==> flow/design.v <==
`timescale 1ns / 1ps
module decode(instr,opcode,rd_index,rs_index,rt_index,constant,shamt,address);
input [15:0] instr;
output [3:0] opcode;
output [2:0] rd_index,rs_index,rt_index,shamt;
output [5:0] constant;
output [8:0] address;
assign opcode   = instr[15:12];
assign rd_index = instr[11:9];
assign rs_index = instr[8:6];
assign rt_index = instr[5:3];
assign shamt    = instr[2:0];
assign constant = instr[5:0];
assign address  = instr[11:3];
endmodule
`timescale 1ns / 1ps
module control_unit(instr,opcode,rd_index,rs_index,rt_index,shamt,constant,address);
input [15:0] instr;
output  [3:0] opcode;
output  [2:0] rd_index,rs_index,rt_index,shamt;
output [5:0] constant;
output [8:0] address;
decode call(instr,opcode,rd_index,rs_index,rt_index,constant,shamt,address);
endmodule
`timescale 1ns / 1ps
module ALU(clk,reset,op_code,rd,rs,rt,rd_store,shamt,constant,hi,lo);
input clk,reset;
input [3:0] op_code;                   				  
input [15:0]rs,rt;  								        	  
input [15:0]rd_store;                                
input [5:0] constant;										  
input [2:0] shamt;                				        
reg [31:0] TEMP;                                      
wire [15:0] mem_addr;
output reg[15:0] rd;  							            
output reg[15:0] hi,lo;                             
reg [15:0] RAM [0:7];
assign mem_addr = rs + constant;
always @ (*)
	begin
		TEMP = rs * rt;  
		if(op_code== 0)					 
			begin                    
			rd = rs + rt; 
			end
		else if (op_code==1)				 
			begin               
			rd = rs << shamt;
			end
		else if (op_code==2)				 
			begin           
			rd = rs >> shamt; 
			end
		else if (op_code==4) 			 
			begin           
			rd = lo; 
			end
		else if (op_code==5) 			 
			begin           
			rd = hi;   
			end
		else if (op_code==6) 			 
			begin           
			rd = rs | rt; 
			end
		else if (op_code==7) 			 
			begin 
			rd = rs & rt; 
			end
		else if (op_code==8) 			 
			begin 
			rd = rs + constant; 
			end
		else if (op_code==9) 			 
			begin          
			rd = constant; 
			end         
		else if (op_code==10) 			 
			begin             
			rd = (mem_addr < 8) ? RAM [mem_addr[2:0]] : 16'd0;  
			end
		else   							 
			begin 
			rd = 0; 
			end
	end
always @ (posedge clk, posedge reset)
	begin
	if (reset)
		begin
		hi <= 0;
		lo <= 0;
		RAM[0] <= 16'b 0000000000000001;
		RAM[1] <= 16'b 0000000000000101;                      
		RAM[2] <= 16'b 0000000000000000;
		RAM[3] <= 16'b 0000000000000000;
		RAM[4] <= 16'b 0000000000000011;
		RAM[5] <= 16'b 0000000000000001;
		RAM[6] <= 16'b 0000000000000001;
		RAM[7] <= 16'b 0000000000000001;
		end
	else
		begin
		if (op_code == 3)
			begin
			hi <= TEMP[31:16];     			  
			lo <= TEMP[15:0];					 
			end
		if (op_code == 11 && mem_addr < 8)
			RAM[mem_addr[2:0]] <= rd_store;
		end
	end
endmodule
`timescale 1ns / 1ps
module data_path(clk,reset,op_code,rd_index,rs_index,rt_index,shamt,constant,rd_value,rs_value,rt_value,low,high,SR);
input clk,reset;
input [3:0] op_code;
input [2:0] rd_index, rs_index, rt_index, shamt;
input [5:0] constant;
output [15:0] rd_value;
output reg [15:0] rs_value,rt_value;
output [15:0] low,high;
output reg [15:0] SR;	
wire [15:0] hi,lo;
reg [3:0] flags;
reg wr_en;
reg [15:0] regfile[0:7];
always@(*)
	begin
     if (op_code>=0 && op_code<=7)		 
			begin
			rs_value=regfile[rs_index];
			rt_value=regfile[rt_index];
			end
    else if (op_code>=8 && op_code<=11)  
			begin
			rs_value=regfile[rs_index]; 
			rt_value=0;
			end
    else 
			begin 								 
			rs_value=0;
			rt_value=0; 
			end
	end
always @(*)
	begin	
	flags = 4'b0000;
	if(rs_value==rt_value)
			flags[3]=1;                                	    
	else if(rs_value<rt_value)
			flags[2]=1;                           		   	 
	else if(rs_value[15]==1 && rt_value[15]==1)
			flags[0]=1;                          			   
	else if(rs_value[15]==0 && rt_value[15]==0)
			flags[0]=1;                                 	  
	else if(rs_value[15:0] || rt_value[15:0])
			flags[1]=1;                          			  
	end
always @(*)
	begin
	wr_en = !(op_code == 3 || op_code >= 11);
	end
always @(posedge clk, posedge reset)
	begin
	if (reset)
		begin
		regfile[0] <= 7;
		regfile[1] <= 6;
		regfile[2] <= 5;
		regfile[3] <= 4;
		regfile[4] <= 3;
		regfile[5] <= 2;
		regfile[6] <= 1;
		regfile[7] <= 0;
		SR <= 16'b0000000000000000;
		end
	else
		begin
		if (wr_en)
			regfile[rd_index] <= rd_value;
		SR <= {12'b000000000000, flags};
		end
	end
assign low = lo;
assign high = hi;
ALU call(clk,reset,op_code,rd_value,rs_value,rt_value,regfile[rd_index],shamt,constant,hi,lo);
endmodule
`timescale 1ns / 1ps
module processor(clk,reset,instr,PC,opcode,rd_index,rs_index,rt_index,shamt,constant,address,rd_value,rs_value,rt_value,low_out,high_out,SR);
input clk,reset;
input [15:0] instr;							 
reg [7:0] pc;
output [7:0] PC;
output [3:0] opcode;
output [2:0] rd_index, rs_index, rt_index, shamt;
output [5:0] constant;
output [8:0] address;
output [15:0] rd_value,rs_value,rt_value,low_out,high_out,SR;
always @ (posedge clk,posedge reset)
begin
	if(reset==1)
		begin
		pc<=0;
		end
	else if (pc>14)								 
		begin
		pc <= 0;
		end
	else if(opcode>=12 && opcode<=14) 		 
		begin
		pc <= pc + address; 
		end
	else 
		begin
		pc <= pc + 1; 								 
		end
end
assign PC = pc;
wire [3:0] opcode;
wire [2:0] rd_index,rs_index,rt_index,shamt;
wire [5:0] constant;
wire [8:0] address;
control_unit cal1(instr,opcode,rd_index,rs_index,rt_index,shamt,constant,address);
data_path cal2(clk,reset,opcode,rd_index,rs_index,rt_index,shamt,constant,rd_value,rs_value,rt_value,low_out,high_out,SR);
endmodule 
From RTL to reports: processor
Tool output for the design above, in the order of the flow.
Line numbers count from 1 in the design file above.
Operators: Yosys type, input widths -> output width; for muxes data width and select width s.
Not given: n/a

design
  top = processor
  clock port = clk
  cell library = sky130hd
  timing corner = tt_025C_1v80

Elaborated design
Yosys after proc, flatten, opt, wreduce and memory -nomap, before mapping. Print and check cells are not counted. Equal cells are merged and count once.

word-level totals
  bits in registers = 300
  bits in latches = 0
  RAM bits = 0
  bits in read-only memories = 0
  clocked read ports x word width = 0
  memory cells = 0
  cells after elaboration = 140

cells by class
  add/subtract/negate cells = 4
  $mul = 1
  div/mod/pow operators = 0
  $lt $le $gt $ge = 10
  eq/ne operators = 40
  shift operators = 2
  muxes and demuxes = 29
  bitwise operators = 5
  reduce/logical cells = 29

operator list
  operator             number
  $mul 16x16->32       1
  $pmux 16 s8          4
  $mux 16              14
  $eq 3x3->1 const B   16
  $reduce_and 2->1     16
  $eq 3x2->1 const B   8
  $add 16x16->16       1
  $lt 16x16->1         1
  $eq 16x16->1         1
  $and 16x16->16       1
  $or 16x16->16        1
  $logic_or 16x16->1   1
  $shl 16x3->16        1
  $shr 16x3->16        1
  $lt 16x4->1 const B  1
  $add 16x6->16        1
  $eq 4x3->1 const B   4
  $eq 4x4->1 const B   4
  $mux 8               2
  $eq 3x1->1 const B   4
  $logic_not 3->1      4
  $ge 4x4->1 const B   3
  $eq 4x2->1 const B   2
  $le 4x4->1 const B   2
  $add 8x1->8 const B  1
  $gt 8x4->1 const B   1
  $add 8x8->8          1
  $mux 1               7

Not listed: further kinds 9, cells in them 16.

Longest topological paths
Yosys ltp: most cells in a row. Word level: on the elaborated netlist, between registers, memories and ports. Mapped: between sequential cells and ports; inverters and the memories' decode and read muxes count.

logic depth
  depth after elaboration = 18
  ABC_AREA = 1
  gate-level depth with buffers = 37

Netlist
The flow's flattened synthesis, as Yosys stat reports it; memories are mapped. The netlist is that of the ABC_AREA named above (0 if unset); the other value can give another one.

synthesis totals
  mapped cells = 3701
  mapped area = 27696.6 µm²
  flip-flops = 300
  buffer cells = 186

cell types
  cell type                  number  area in all (µm²)
  sky130_fd_sc_hd__dfrtp_1   280     7006.72
  sky130_fd_sc_hd__fa_1      197     3.94E+03
  sky130_fd_sc_hd__nand2_1   916     3.44E+03
  sky130_fd_sc_hd__inv_1     567     2.13E+03
  sky130_fd_sc_hd__ha_1      166     2.08E+03
  sky130_fd_sc_hd__nor2_1    296     1.11E+03
  sky130_fd_sc_hd__o21ai_0   218     1.09E+03
  sky130_fd_sc_hd__nand3_1   193     965.926
  sky130_fd_sc_hd__o22ai_1   121     756.976
  sky130_fd_sc_hd__a21oi_1   109     545.523
  sky130_fd_sc_hd__dfstp_2   20      525.504
  sky130_fd_sc_hd__nand4_1   73      456.688
  sky130_fd_sc_hd__buf_4     56      420.403
  sky130_fd_sc_hd__clkbuf_1  95      356.592
  sky130_fd_sc_hd__mux2_2    28      315.302
  sky130_fd_sc_hd__a221oi_1  30      262.752
  sky130_fd_sc_hd__mux2_1    20      225.216
  sky130_fd_sc_hd__nor3_1    36      180.173

Not listed: further types 36, cells in them 280.

Path before layout
OpenSTA on the mapped netlist: ideal clock, no wires. The path of least setup slack (recovery checks aside). Input and output delay are each 20% of the period. Register names are those of the netlist, which keeps one name where synthesis merged equal registers.

path after synthesis
  path kind = input to register
  start = input instr[4]
  end = register cal2.call.hi[14]
  period = 8.5 ns
  library setup time = 0.127 ns
  arrival = 8.417 ns
  required time = 8.373 ns
  setup slack = -0.045 ns
  path delay = 6.844 ns
  stages on the path = 28
  path buffers = 2
  period reached after synthesis = 8.545 ns

"path delay" is the arrival time less input delay plus setup time.
"stages on the path" counts driving pins, that of a launching flip-flop among them; a cell with two outputs on the path counts twice.
"period reached after synthesis" = period - worst setup slack (recovery checks aside). The figure is calculated, with input and output delays left at 20% of the set period.
The rows between start and end are the longest chain of elaborated cells between them; the timing report does not say that the signal goes this way. Where chains are equally long, one stands for them.
A line is the first line of the expression or statement that the cell stems from. Yosys adds cells for indexed reads and writes and turns some case tables into memories.

on the way, after synthesis
  cell sequence = sky130_fd_sc_hd__clkbuf_1 > sky130_fd_sc_hd__nor3_1 > sky130_fd_sc_hd__inv_1 > sky130_fd_sc_hd__o21ai_0 > sky130_fd_sc_hd__nor4_1 > sky130_fd_sc_hd__nor3_1 > sky130_fd_sc_hd__inv_1 > sky130_fd_sc_hd__clkbuf_1 > sky130_fd_sc_hd__nor2_1 > sky130_fd_sc_hd__fa_1 > sky130_fd_sc_hd__fa_1 > sky130_fd_sc_hd__inv_1 > sky130_fd_sc_hd__fa_1 > sky130_fd_sc_hd__fa_1 > sky130_fd_sc_hd__fa_1 > sky130_fd_sc_hd__fa_1 > sky130_fd_sc_hd__inv_1 > sky130_fd_sc_hd__ha_1 > sky130_fd_sc_hd__nand2_1 > sky130_fd_sc_hd__nor4_1 > sky130_fd_sc_hd__nand3_1 > sky130_fd_sc_hd__nand3_1 > sky130_fd_sc_hd__nand3_1 > sky130_fd_sc_hd__nand2_1 > sky130_fd_sc_hd__nand3_1 > sky130_fd_sc_hd__o21ai_0 > sky130_fd_sc_hd__xnor2_1 > sky130_fd_sc_hd__o21ai_0
  cells in the longest elaborated chain = 4
  elaborated cells between the ends (all ways) = 11
  source lines of those cells = 3
  those cells by class = mul (1); eq/ne (7); mux (2); reduce/logical (1)

ends and longest elaborated chain, after synthesis
  element             RTL line  text
  start: declaration  192       input [15:0] instr;
  $eq 3x3->1          133       rt_value=regfile[rt_index];
  $pmux 16 s8         133
  $mux 16             130       if (op_code>=0 && op_code<=7)
  $mul 16x16->32      41        TEMP = rs * rt;
  end: assignment     91        hi <= 0;
  end: assignment     106       hi <= TEMP[31:16];
  end: declaration    36        output reg[15:0] hi,lo;

Timing after layout
From the final timing report of flow run 3: the path of least setup slack in the routed layout; clock arrival at registers is part of the times.

path after layout
  path kind = input to output
  start = input instr[14]
  end = output rd_value[7]
  period = 7.98 ns
  output delay = 1.60 ns
  arrival = 6.10 ns
  required time = 6.38 ns
  setup slack = 0.28 ns
  stages on the path = 28
  path buffers = 7

The rows between start and end are the longest chain of elaborated cells between them; the timing report does not say that the signal goes this way. Where chains are equally long, one stands for them.

on the way, after layout
  cell sequence = sky130_fd_sc_hd__clkdlybuf4s50_1 > sky130_fd_sc_hd__nand2_1 > sky130_fd_sc_hd__buf_4 > sky130_fd_sc_hd__buf_4 > sky130_fd_sc_hd__buf_4 > sky130_fd_sc_hd__nand3_2 > sky130_fd_sc_hd__clkinv_4 > sky130_fd_sc_hd__ha_1 > sky130_fd_sc_hd__inv_1 > sky130_fd_sc_hd__fa_2 > sky130_fd_sc_hd__inv_1 > sky130_fd_sc_hd__nor2_1 > sky130_fd_sc_hd__nand2_1 > sky130_fd_sc_hd__buf_4 > sky130_fd_sc_hd__inv_1 > sky130_fd_sc_hd__nand2_1 > sky130_fd_sc_hd__nand2_1 > sky130_fd_sc_hd__nor4_2 > sky130_fd_sc_hd__buf_4 > sky130_fd_sc_hd__nor2_1 > sky130_fd_sc_hd__nand4_1 > sky130_fd_sc_hd__nand2_1 > sky130_fd_sc_hd__o21ai_0 > sky130_fd_sc_hd__nand3_1 > sky130_fd_sc_hd__nor2_2 > sky130_fd_sc_hd__nand3_2 > sky130_fd_sc_hd__and2_1 > sky130_fd_sc_hd__dlygate4sd2_1
  cells in the longest elaborated chain = 18
  elaborated cells between the ends (all ways) = 46
  those cells by class = add/sub (2); compare (5); eq/ne (16); shift (2); mux (15); logic (2); reduce/logical (4)

ends and longest elaborated chain, after layout
  element             RTL line  text
  start: declaration  192       input [15:0] instr;
  $ge 4x4->1          135       else if (op_code>=8 && op_code<=11)
  $logic_and 1x1->1   135
  $mux 16             135
  $mux 16             130       if (op_code>=0 && op_code<=7)
  $add 16x6->16       38        assign mem_addr = rs + constant;
  $eq 3x3->1          80        rd = (mem_addr < 8) ? RAM [mem_addr[2:0]] : 16'd0;
  $pmux 16 s8         80
  [... 4 more ...]    n/a
  $mux 16             66        else if (op_code==7)
  $mux 16             62        else if (op_code==6)
  $mux 16             58        else if (op_code==5)
  $mux 16             54        else if (op_code==4)
  $mux 16             50        else if (op_code==2)
  $mux 16             46        else if (op_code==1)
  $mux 16             42        if(op_code== 0)
  end: declaration    199       output [15:0] rd_value,rs_value,rt_value,low_out,high_out,SR;

Hand-over note for processor

processor through Yosys and OpenROAD on sky130hd: 3 stored runs, unordered, with their settings and measured results. The constraints put input and output delay at 20% of the set period each and load the outputs with 0.01 pF.
"period achieved": clock period set for the run, less the worst setup slack. It is reckoned from that one timing run; input and output delays stay at 20% of the period that was set.
"time on the worst setup path" means the part of the period allowed to the worst setup path (the constraints hold back 20% at inputs and 20% at outputs) less its slack; where the path has registers, the arrival times of their clocks count too.
By "total power after layout" is meant OpenSTA's value without simulated activity: inputs other than the clock are taken to toggle once in ten clock periods, and the tool carries that through the logic.
Among the settings, n/a means not set for that run.
Results: n/a = not shown.

item                                    flow run 1  flow run 2  flow run 3
CAP_MARGIN                              10          20          0
CELL_PAD_IN_SITES_DETAIL_PLACEMENT      2           2           n/a
CELL_PAD_IN_SITES_GLOBAL_PLACEMENT      0           n/a         0
CORE_MARGIN                             3           4           4
CORE_UTILIZATION                        60          57          48
GPL_ROUTABILITY_DRIVEN                  0           1           n/a
GPL_TIMING_DRIVEN                       0           n/a         n/a
MAX_ROUTING_LAYER                       met4        n/a         n/a
MIN_ROUTING_LAYER                       met2        n/a         n/a
PLACE_DENSITY_LB_ADDON                  0.17        0.06        0.3
SETUP_SLACK_MARGIN                      3.2         n/a         0.17
SLEW_MARGIN                             25          20          20
TNS_END_PERCENT                         10          85          n/a
period_ns                               11.7        7.56        7.98
CTS_CLUSTER_SIZE                        n/a         32          53
ABC_AREA                                n/a         n/a         1
CTS_CLUSTER_DIAMETER                    n/a         n/a         168
die area (µm²)                          n/a         n/a         61608.2
worst-case hold slack (ns)              n/a         n/a         0.485
utilization                             n/a         n/a         0.627
post-route setup TNS (ns)               n/a         n/a         0.000
period achieved (ns)                    n/a         n/a         7.695
mapped cell area after synthesis (µm²)  n/a         n/a         27696.6
time on the worst setup path (ns)       n/a         n/a         4.50
critical path kind                      n/a         n/a         input to output
standard-cell area after layout (µm²)   n/a         n/a         35560.4
total power after layout (µW)           n/a         n/a         5418
worst slack on setup checks (ns)        n/a         n/a         0.285

Flow run 1: did not finish, placement stopped with DPL-0033
Flow run 2: did not finish, placement stopped with a tool error

End of note.
